==> flow/design.v <==
`timescale 1ns / 1ps
module pcpu(
 input wire clock, enable, reset, start,
 input wire [15:0] d_datain,   
 input wire [15:0] i_datain,   
 output  [7:0] i_addr,
 output  [7:0] d_addr,
 output  [15:0] d_dataout,
 output  d_we
    );
reg [15:0] gr [7:0];
reg nf, zf, cf;
reg cf_q;
reg state, next_state;
reg dw;
reg [7:0] pc;
reg [15:0] id_ir;
reg [15:0] wb_ir;
reg [15:0] ex_ir;
reg [15:0] mem_ir;
reg [15:0] smdr;
reg [15:0] smdr1;
reg signed [15:0] reg_C1;
reg signed [15:0] reg_A;
reg signed [15:0] reg_B;
reg signed [15:0] reg_C;
reg signed [15:0] ALUo;
reg signed [15:0] alu_last;
always @(posedge clock)
	begin
		if (!reset)
			state <= 1'b0;
		else
			state <= next_state;
	end
always @(*)
	begin
		case (state)
			1'b0 : 
				if ((enable == 1'b1) 
				&& (start == 1'b1))
					next_state = 1'b1;
				else	
					next_state = 1'b0;
			1'b1 :
				if ((enable == 1'b0) 
				|| (wb_ir[15:11] == 5'b00001))
					next_state = 1'b0;
				else
					next_state = 1'b1;
		endcase
	end
assign i_addr = pc;  
always @(posedge clock or negedge reset)
	begin
		if (!reset)
			begin
            id_ir <= 16'b0;
            pc <= 8'b0;
			end
		else if (state ==1'b1)
		begin
			if((i_datain[15:11] == 5'b01000 
				||i_datain[15:11] == 5'b10001
				||i_datain[15:11] == 5'b01011
				||i_datain[15:11] == 5'b10111 
				||i_datain[15:11] == 5'b01100 
				||i_datain[15:11] == 5'b01101 
				||i_datain[15:11] == 5'b01111 
				||i_datain[15:11] == 5'b01110) 
			  &&( (id_ir[15:11] == 5'b00010 && (id_ir[10:8]  == i_datain[6:4] || id_ir[10:8]  == i_datain[2:0])) 
			    ||(ex_ir[15:11] == 5'b00010 && (ex_ir[10:8]  == i_datain[6:4] || ex_ir[10:8]  == i_datain[2:0]))
				)
			  )  
			    begin
				   id_ir <= 16'b0;
				   pc <= pc;   
			    end		  			
  			else if (( i_datain[15:11] == 5'b00100
			         ||i_datain[15:11] == 5'b00110
					 ||i_datain[15:11] == 5'b00101
					 ||i_datain[15:11] == 5'b00111
					 ||i_datain[15:11] == 5'b00011)
                    &&((id_ir[15:11] == 5'b00010 &&(id_ir[10:8]  == i_datain[6:4])) 
					  ||(ex_ir[15:11] == 5'b00010 &&(ex_ir[10:8]  == i_datain[6:4]))
					  )
					)
					begin
					   id_ir <= 16'b0;
					   pc <= pc;   
					end 
			else if(id_ir[15:14] == 2'b11 || ex_ir[15:14] == 2'b11)
			        begin
				       id_ir <= 16'b0;
					   pc <= pc;   
					end 
			else
			  begin
				if(((mem_ir[15:11] == 5'b11010)
					&& (zf == 1'b1)) 
				|| ((mem_ir[15:11] == 5'b11011)
					&& (zf == 1'b0)))
				begin
					id_ir <= 16'b0;
					pc <= reg_C[7:0];
				end
				else if(((mem_ir[15:11] == 5'b11100)
					&& (nf == 1'b1)) 
				|| ((mem_ir[15:11] == 5'b11101)
					&& (nf == 1'b0)))
				begin
					id_ir <= 16'b0;
					pc <= reg_C[7:0];
				end
				else if(((mem_ir[15:11] == 5'b11110)
					&& (cf == 1'b1)) 
				|| ((mem_ir[15:11] == 5'b11111)
					&& (cf == 1'b0)))
				begin
					id_ir <= 16'b0;
					pc <= reg_C[7:0];
				end
				else if((mem_ir[15:11] == 5'b11000)			
				|| (mem_ir[15:11] == 5'b11001))
				begin
					id_ir <= 16'b0;
					pc <= reg_C[7:0];
				end
				else
				begin
				    id_ir <= i_datain;
					pc <= pc + 1;
				end
			  end   
		end  
	end  
always @(posedge clock or negedge reset) 
    begin
	    if (!reset)
			begin
				ex_ir <= 16'b0;
				reg_A <= 16'b0;
				reg_B <= 16'b0;
				smdr <= 16'b0;
			end
		else if (state == 1'b1)
			begin
				ex_ir <= id_ir;
				 if ((id_ir[15:14] == 2'b11 && id_ir[15:11] != 5'b11000) 
				|| (id_ir[15:11] == 5'b10000)
				|| (id_ir[15:11] == 5'b01001)
				|| (id_ir[15:11] == 5'b10011))
					reg_A <= gr[id_ir[10:8]];
				else if (id_ir[15:11] == 5'b00010) 
					reg_A <= gr[id_ir[6:4]];
				 else if(id_ir[6:4] == ex_ir[10:8])
				      reg_A <= ALUo;
			    else if(id_ir[6:4] == wb_ir[10:8]) 
				      reg_A <= reg_C1;
			    else if(id_ir[6:4] == mem_ir[10:8]) 
				      reg_A <= reg_C;
				else 
					reg_A <= gr[id_ir[6:4]];
			  if (id_ir[15:11] == 5'b00011)
					begin
						reg_B <= {12'b0000_0000_0000, id_ir[3:0]};  
						smdr <= gr[id_ir[10:8]];  
			      end
				else if(id_ir[2:0] == ex_ir[10:8])
				      reg_B <= ALUo;
			    else if(id_ir[2:0] == wb_ir[10:8]) 
				      reg_B <= reg_C1;
			    else if(id_ir[2:0] == mem_ir[10:8]) 
				      reg_B <= reg_C;
				else if  ((id_ir[15:11] == 5'b01000)
                || (id_ir[15:11] == 5'b10001)
				    || (id_ir[15:11] == 5'b01011)
				    || (id_ir[15:11] == 5'b10111)
				    || (id_ir[15:11] == 5'b01100)
					 || (id_ir[15:11] == 5'b01101)
					 || (id_ir[15:11] == 5'b01111)
					 || (id_ir[15:11] == 5'b01110))
					reg_B <= gr[id_ir[2:0]];
			end
	end		
always @ (*) 
    begin
		ALUo = alu_last;
		cf = cf_q;
		if  (ex_ir[15:11] == 5'b11000)
			ALUo = {8'b0, ex_ir[7:0]};
		else if  (ex_ir[15:14] == 2'b11)
		    ALUo = reg_A + {8'b0, ex_ir[7:0]};
		else 
		begin
			case(ex_ir[15:11])
			5'b00010: ALUo = reg_A + {12'b0000_0000_0000, ex_ir[3:0]};
			5'b00011: ALUo = reg_A + reg_B;
			5'b10000: {cf, ALUo} = reg_A + { ex_ir[7:0], 8'b0 };
			5'b01000: {cf, ALUo} = reg_A + reg_B;
			5'b01001:{cf, ALUo} = reg_A + { 8'b0, ex_ir[7:0] };
			5'b10001: {cf, ALUo} = reg_A + reg_B + cf_q;
			5'b01011: {cf, ALUo} = {{1'b0, reg_A} - reg_B};
			5'b10011: {cf, ALUo} = {1'b0, reg_A }- { 8'b0, ex_ir[7:0] };
			5'b10111:{cf, ALUo} = {{1'b0, reg_A} - reg_B - cf_q};
			5'b01100: {cf, ALUo} = {{1'b0, reg_A} - reg_B};
			5'b01101: {cf, ALUo} = {1'b0, reg_A & reg_B};
			5'b01111: {cf, ALUo} = {1'b0, reg_A | reg_B};
			5'b01110: {cf, ALUo} = {1'b0, reg_A ^ reg_B};
			5'b00100: {cf, ALUo} = {reg_A[4'b1111 - ex_ir[3:0]], reg_A << ex_ir[3:0]};
			5'b00110: {cf, ALUo} = {reg_A[ex_ir[3:0] - 4'b0001], reg_A >> ex_ir[3:0]};
			5'b00101: {cf, ALUo} = {reg_A[ex_ir[3:0] - 4'b0001], reg_A <<< ex_ir[3:0]};
			5'b00111: {cf, ALUo} = {reg_A[4'b1111 - ex_ir[3:0]], reg_A >>> ex_ir[3:0]};
			default: begin
					 end
        endcase								
		end
 end
always @(posedge clock or negedge reset)
    begin
	    if (!reset)
			begin
				alu_last <= 16'b0;
				cf_q <= 1'b0;
			end
		else if (state == 1'b1)
			begin
				alu_last <= ALUo;
				cf_q <= cf;
			end
	end
always @(posedge clock or negedge reset) 
    begin
	    if (!reset)
			begin
				mem_ir <= 16'b0;
				reg_C <= 16'b0;
				dw <= 0;
				nf <= 0;
				zf <= 0;
				smdr1 <= 16'b0;
			end
		else if (state == 1'b1)
			begin
				mem_ir <= ex_ir;
				reg_C <= ALUo;
				if (ex_ir[15:11] == 5'b00011)
					begin
						dw <= 1'b1;
						smdr1 <= smdr;
					end
				else if(ex_ir[15:14] != 2'b11 && ex_ir[15:11] != 5'b00010)
				     begin
				       zf <= (ALUo == 0)? 1:0;
					   nf <= (ALUo[15] == 1'b1)? 1:0;
						dw <= 1'b0;
				     end	
            else		
                 dw <= 1'b0;				
			end		
    end
assign d_dataout = smdr1;
assign d_we = dw;
assign d_addr = reg_C[7:0];
always @(posedge clock or negedge reset) 
    begin
	    if (!reset)
			begin
				wb_ir <= 16'b0;
				reg_C1 <= 16'b0;
			end
		else if (state == 1'b1)
			begin
				wb_ir <= mem_ir;			
				if (mem_ir[15:11] == 5'b00010)
					reg_C1 <= d_datain;
				else if(mem_ir[15:14] != 2'b11)
					reg_C1 <= reg_C;				
			end			
	end
always @(posedge clock or negedge reset) 
    begin
	    if (!reset)
			begin
			   gr[0] <= 16'b0;
				gr[1] <= 16'b0;
				gr[2] <= 16'b0;
				gr[3] <= 16'b0;
				gr[4] <= 16'b0;
				gr[5] <= 16'b0;
				gr[6] <= 16'b0;
				gr[7] <= 16'b0;
			end			
		else if (state == 1'b1)
			begin
				if ((wb_ir[15:14] != 2'b11) 
				   &&(wb_ir[15:11] != 5'b00011)		  
				   &&(wb_ir[15:11] != 5'b01100)
				)
					gr[wb_ir[10:8]] <= reg_C1;
			end	
   end
endmodule
Memo
Re: synthesis data of pcpu

* Tool chain data of pcpu *
Each step is given for the RTL above and for the edited RTL.
"unedited" refers to lines of the RTL above, "edited" to lines of the edited file.
"difference" is "edited" less "unedited", of the values as shown.
Operators: Yosys type, input widths -> output width; for muxes data width and select width s.
Library cell names are shortened.
The mark -- stands for no value.

design
  top module = pcpu
  clock = clock
  standard-cell library = sky130hd
  corner = tt_025C_1v80

* The edit *
The edit as a unified diff against the file above.
The edited RTL no longer does the same as the RTL above: the edit was made by script, with no optimisation intended.

begin of diff
@@ -204,5 +204,4 @@
 			5'b10011: {cf, ALUo} = {1'b0, reg_A }- { 8'b0, ex_ir[7:0] };
 			5'b10111:{cf, ALUo} = {{1'b0, reg_A} - reg_B - cf_q};
-			5'b01100: {cf, ALUo} = {{1'b0, reg_A} - reg_B};
 			5'b01101: {cf, ALUo} = {1'b0, reg_A & reg_B};
 			5'b01111: {cf, ALUo} = {1'b0, reg_A | reg_B};
end of diff

* Elaborated design *
Yosys after proc, flatten, opt, wreduce and memory -nomap, before mapping. Print and check cells are not counted.

word-level totals
  element                      unedited  edited  difference
  flip-flop bits (word level)  301       301     0
  input port bits              36        36      0
  output and inout bits        33        33      0
  elaborated cells             268       266     -2

cells by class
  element                           unedited  edited  difference
  add/sub/neg operators             14        14      0
  eq/ne operators                   101       100     -1
  shifts and indexed selects        6         6       0
  multiplexer cells                 38        38      0
  bitwise logic cells               12        12      0
  reductions and logical operators  73        72      -1

operators with widths
  kind                unedited  edited  difference
  $eq 5x4->1 const B  20        19      -1
  $reduce_or 2->1     3         2       -1
  $logic_or 1x1->1    31        31      0
  $mux 16             21        21      0
  $eq 5x5->1 const B  19        19      0
  $logic_and 1x1->1   17        17      0
  $eq 3x3->1 const B  16        16      0
  $eq 3x3->1          10        10      0
  $not 1->1           9         9       0
  $reduce_and 3->1    9         9       0
  $eq 3x2->1 const B  8         8       0
  $eq 5x3->1 const B  8         8       0
  $mux 1              7         7       0
  $eq 5x2->1 const B  6         6       0
  $eq 3x1->1 const B  4         4       0
  $logic_not 3->1     4         4       0
  $mux 8              4         4       0
  $reduce_and 2->1    4         4       0
  $add 16x16->17      3         3       0
  $ne 2x2->1 const B  3         3       0
  $pmux 16 s8         3         3       0
  $eq 2x2->1 const B  2         2       0
  $ne 5x2->1 const B  2         2       0
  $shiftx 16x4->1     2         2       0
  $add 16x16->16      1         1       0
  $add 16x4->16       1         1       0
  $add 16x8->16       1         1       0
  $add 16x8->17       1         1       0

Not every row of either side is listed.

* Depth *
Yosys ltp: most cells in a row. Word level: on the elaborated netlist, between registers, memories and ports. Mapped: between sequential cells and ports; inverters and the memories' decode and read muxes count.

logic depth
  element                       unedited  edited  difference
  word-level depth              14        14      0
  ABC_AREA                      0         0       --
  depth in mapped cells         19        19      0
  depth with buffers taken out  15        15      0

* Mapped cells and area *
The flow's flattened synthesis, as Yosys stat reports it; memories are mapped. The netlist is that of the ABC_AREA named above (0 if unset); the other value can give another one.

cell types
  cell       unedited  edited  difference
  nor2_1     223       245     +22
  o211ai_1   63        47      -16
  nand3_1    58        74      +16
  a22oi_1    23        39      +16
  mux2_2     205       190     -15
  buf_1      34        20      -14
  mux4_2     58        46      -12
  buf_2      3         15      +12
  a211oi_1   46        35      -11
  a221oi_1   31        42      +11
  nand4_1    26        15      -11
  nor3b_1    15        6       -9
  and2_1     17        9       -8
  o21ai_0    190       197     +7
  a32oi_1    9         2       -7
  a21oi_1    176       182     +6
  nor2b_1    32        26      -6
  a2bb2oi_1  16        10      -6

Not every row of either side is listed.

synthesis totals
  element                            unedited   edited     difference
  cells in the netlist               2745       2756       +11
  synthesis area (mm2)               0.0241444  0.0240981  -0.0000463
  sequential part of the area (mm2)  0.0071268  0.0071268  0.0000000
  flip-flops                         285        285        0
  buffer cells                       242        241        -1

* Worst setup path after synthesis *
Source: OpenSTA report_checks on the synthesized netlist (no wires, ideal clock, input and output delay 20% of the period each), path of least setup slack; recovery checks are left aside. Register names are those of the netlist, which keeps one name where synthesis merged equal registers.

timing after synthesis
  element                              unedited                edited                  difference
  kind                                 flip-flop to flip-flop  flip-flop to flip-flop  --
  from                                 reg ex_ir[2]            reg ex_ir[2]            --
  to                                   reg id_ir[10]           reg zf                  --
  clock period (ps)                    8000                    8000                    0
  setup time (ps)                      121                     92                      -29
  launch time at the first pin (ps)    0                       0                       0
  arrival (ps)                         4659                    4102                    -557
  required time (ps)                   7879                    7908                    +29
  path slack (ps)                      3220                    3806                    +586
  delay of the path (ps)               4780                    4194                    -586
  stages on the path                   20                      18                      -2
  buffers on the path                  6                       4                       -2
  period reached after synthesis (ps)  4780                    4194                    -586

"delay of the path" is the arrival time less input delay plus setup time.
"stages on the path": output pins that drive a net of the path, with the launching flip-flop's if there is one; two outputs of one cell count as two.
"period reached after synthesis" is the clock period less the worst setup slack; recovery checks do not enter. This is arithmetic on one report: input and output delays are still those of the set period (20% each).
Between the ends stands the longest chain of elaborated cells between them, by number of cells; it is not shown to be the way that was timed. Of several equally long chains one is given.
A line is the first line of the expression or statement that the cell stems from. Yosys adds cells for indexed reads and writes and turns some case tables into memories.
At most two assigning lines are given for a register; there are more.

between the ends, after synthesis, unedited
  path through = dfrtp_1 inv_1 clkbuf_1 buf_1 clkbuf_1 ha_1 clkbuf_1 nand2b_1 a21oi_1 o211ai_1 a2111oi_0 nor2_1 o41ai_1 nor4_1 a311oi_2 nor3_4 and2_4 buf_6 buf_8 a22o_1
  length of the longest elaborated chain = 14
  elaborated cells on any way between the ends = 20
  classes of those cells = add/sub: 5; shift: 2; mux: 9; logic: 1; reduce/logical: 3

RTL lines, path after synthesis, unedited
  element             RTL line  RTL
  start: declaration  19        reg [15:0] ex_ir;
  start: assignment   141       ex_ir <= 16'b0;
  start: assignment   148       ex_ir <= id_ir;
  $sub 4x4->4         213       5'b00111: {cf, ALUo} = {reg_A[4'b1111 - ex_ir[3:0]], reg_A >>> ex_ir[3:0]};
  $shiftx 16x4->1     213
  $pmux 1 s10         196       case(ex_ir[15:11])
  $mux 1              192       else if (ex_ir[15:14] == 2'b11)
  $mux 1              190       if (ex_ir[15:11] == 5'b11000)
  $not 1->1           118       && (cf == 1'b0)))
  $logic_and 1x1->1   117       || ((mem_ir[15:11] == 5'b11111)
  $logic_or 1x1->1    115       else if(((mem_ir[15:11] == 5'b11110)
  $mux 16             115
  $mux 16             107       else if(((mem_ir[15:11] == 5'b11100)
  $mux 16             99        if(((mem_ir[15:11] == 5'b11010)
  $mux 16             92        else if(id_ir[15:14] == 2'b11 || ex_ir[15:14] == 2'b11)
  $mux 16             79        else if (( i_datain[15:11] == 5'b00100
  $mux 16             63        if((i_datain[15:11] == 5'b01000
  end: assignment     58        id_ir <= 16'b0;
  end: assignment     131       id_ir <= i_datain;
  end: declaration    17        reg [15:0] id_ir;

between the ends, after synthesis, edited
  path through = dfrtp_1 clkbuf_1 inv_1 clkbuf_1 clkbuf_1 ha_1 clkbuf_1 nand2b_1 a21oi_1 o21ai_1 nor4_1 xnor2_1 a2111oi_0 o211ai_1 a22oi_2 nand2_1 or4b_1 o31ai_2
  length of the longest elaborated chain = 6
  elaborated cells on any way between the ends = 14
  source lines of those cells = 13
  classes of those cells = add/sub: 5; shift: 4; mux: 4; reduce/logical: 1

RTL lines, path after synthesis, edited
  element             RTL line  RTL
  start: declaration  19        reg [15:0] ex_ir;
  start: assignment   141       ex_ir <= 16'b0;
  start: assignment   148       ex_ir <= id_ir;
  $sub 16x8->17       204       5'b10011: {cf, ALUo} = {1'b0, reg_A }- { 8'b0, ex_ir[7:0] };
  $pmux 16 s16        196       case(ex_ir[15:11])
  $mux 16             192       else if (ex_ir[15:14] == 2'b11)
  $mux 16             190       if (ex_ir[15:11] == 5'b11000)
  $logic_not 16->1    253       zf <= (ALUo == 0)? 1:0;
  $mux 1              253
  end: assignment     239       zf <= 0;
  end: assignment     253
  end: declaration    12        reg nf, zf, cf;

* Timing after layout *
Path of least setup slack in the final report of each run of pair A (OpenROAD, finished layout, wires in). Where an end is a register, its clock arrival counts in the times.
The path's times are printed in steps of 10 ps; the period is the one set.

timing after layout
  element                            unedited                edited                  difference
  kind                               flip-flop to flip-flop  flip-flop to flip-flop  --
  from                               reg reg_A[5]            reg ex_ir[1]            --
  to                                 reg pc[3]               reg zf                  --
  clock period (ps)                  6340                    6340                    0
  setup time (ps)                    140                     90                      -50
  launch time at the first pin (ps)  600                     570                     -30
  arrival (ps)                       6140                    6370                    +230
  required time (ps)                 6800                    6800                    0
  path slack (ps)                    660                     430                     -230
  stages on the path                 15                      13                      -2
  buffers on the path                1                       0                       -1

Between the ends stands the longest chain of elaborated cells between them, by number of cells; it is not shown to be the way that was timed. Of several equally long chains one is given.
At most two assigning lines are given for a register; there are more.

between the ends, after layout, unedited
  path through = dfrtp_1 inv_1 ha_1 or3b_1 and3_1 a2111oi_0 a211oi_1 and2_0 or4b_4 o31ai_1 a311oi_2 nor3_4 buf_4 mux2i_1 a2bb2oi_1
  length of the longest elaborated chain = 11
  elaborated cells on any way between the ends = 20
  classes of those cells = add/sub: 8; shift: 2; mux: 6; logic: 1; reduce/logical: 3

RTL lines, path after layout, unedited
  element             RTL line  RTL
  start: declaration  24        reg signed [15:0] reg_A;
  start: assignment   153       reg_A <= gr[id_ir[10:8]];
  start: assignment   155       reg_A <= gr[id_ir[6:4]];
  $sub 16x16->17      205       5'b10111:{cf, ALUo} = {{1'b0, reg_A} - reg_B - cf_q};
  $sub 17x1->17       205
  $pmux 1 s10         196       case(ex_ir[15:11])
  $mux 1              192       else if (ex_ir[15:14] == 2'b11)
  $mux 1              190       if (ex_ir[15:11] == 5'b11000)
  $not 1->1           118       && (cf == 1'b0)))
  $logic_and 1x1->1   117       || ((mem_ir[15:11] == 5'b11111)
  $logic_or 1x1->1    115       else if(((mem_ir[15:11] == 5'b11110)
  $mux 8              115
  $mux 8              107       else if(((mem_ir[15:11] == 5'b11100)
  $mux 8              99        if(((mem_ir[15:11] == 5'b11010)
  end: assignment     95        pc <= pc;
  end: assignment     105       pc <= reg_C[7:0];
  end: declaration    16        reg [7:0] pc;

between the ends, after layout, edited
  path through = dfrtp_2 inv_1 ha_1 nand2b_1 a221oi_2 o21ai_0 xnor2_1 o221ai_1 a2111oi_0 o21ai_0 a222oi_1 nand2_1 o31ai_2
  length of the longest elaborated chain = 6
  elaborated cells on any way between the ends = 14
  source lines of those cells = 13
  classes of those cells = add/sub: 5; shift: 4; mux: 4; reduce/logical: 1

RTL lines, path after layout, edited
  element             RTL line  RTL
  start: declaration  19        reg [15:0] ex_ir;
  start: assignment   141       ex_ir <= 16'b0;
  start: assignment   148       ex_ir <= id_ir;
  $sub 16x8->17       204       5'b10011: {cf, ALUo} = {1'b0, reg_A }- { 8'b0, ex_ir[7:0] };
  $pmux 16 s16        196       case(ex_ir[15:11])
  $mux 16             192       else if (ex_ir[15:14] == 2'b11)
  $mux 16             190       if (ex_ir[15:11] == 5'b11000)
  $logic_not 16->1    253       zf <= (ALUo == 0)? 1:0;
  $mux 1              253
  end: assignment     239       zf <= 0;
  end: assignment     253
  end: declaration    12        reg nf, zf, cf;

* Flow runs *
Both versions went through the flow (Yosys, OpenROAD) with the same settings in each pair. Constraints: input delay and output delay 20% of the set period each, output load 0.01 pF.

settings, pair A
  CORE_UTILIZATION = 40
  PLACE_DENSITY = 0.6
  period_ns = 6.34
  CAP_MARGIN = 20
  CORE_MARGIN = 2
  SLEW_MARGIN = 20

results, pair A
  element                                       unedited   edited     difference
  chip area in the Yosys report (mm2)           0.0241444  0.0240981  -0.0000463
  die outline area (mm2)                        0.0623426  0.0622253  -0.0001173
  standard-cell area of the final layout (mm2)  0.0267056  0.0266868  -0.0000188
  utilization in the final report (%)           44.5       45.0       +0.5
  worst slack on setup checks (ps)              655        434        -221
  sum of negative setup slack (ps)              0          0          0
  post-route worst hold slack (ps)              484        473        -11
  total power after layout (uW)                 17379      17252      -127
  achieved period (ps)                          5685       5906       +221

settings, pair B
  CAP_MARGIN = 25
  CORE_UTILIZATION = 54
  CTS_CLUSTER_SIZE = 62
  MAX_ROUTING_LAYER = met4
  MIN_ROUTING_LAYER = met1
  PLACE_DENSITY_LB_ADDON = 0.05
  SETUP_SLACK_MARGIN = 1.42
  SLEW_MARGIN = 10
  TNS_END_PERCENT = 5
  period_ns = 9.32
  CORE_MARGIN = 2

results, pair B
  element                                       unedited   edited     difference
  chip area in the Yosys report (mm2)           0.0241444  0.0240981  -0.0000463
  die outline area (mm2)                        0.0464187  0.0463326  -0.0000861
  standard-cell area of the final layout (mm2)  0.0261864  0.0263215  +0.0001351
  utilization in the final report (%)           59.2       59.7       +0.5
  worst slack on setup checks (ps)              2900       3398       +498
  sum of negative setup slack (ps)              0          0          0
  post-route worst hold slack (ps)              504        488        -16
  total power after layout (uW)                 11603      11601      -2
  achieved period (ps)                          6420       5922       -498

By "achieved period" is meant the clock period of the run minus its worst setup slack. This is arithmetic on one report: input and output delays are still those of the set period (20% each).
"total power after layout": no workload was simulated; the value follows from the tool's default switching activity.
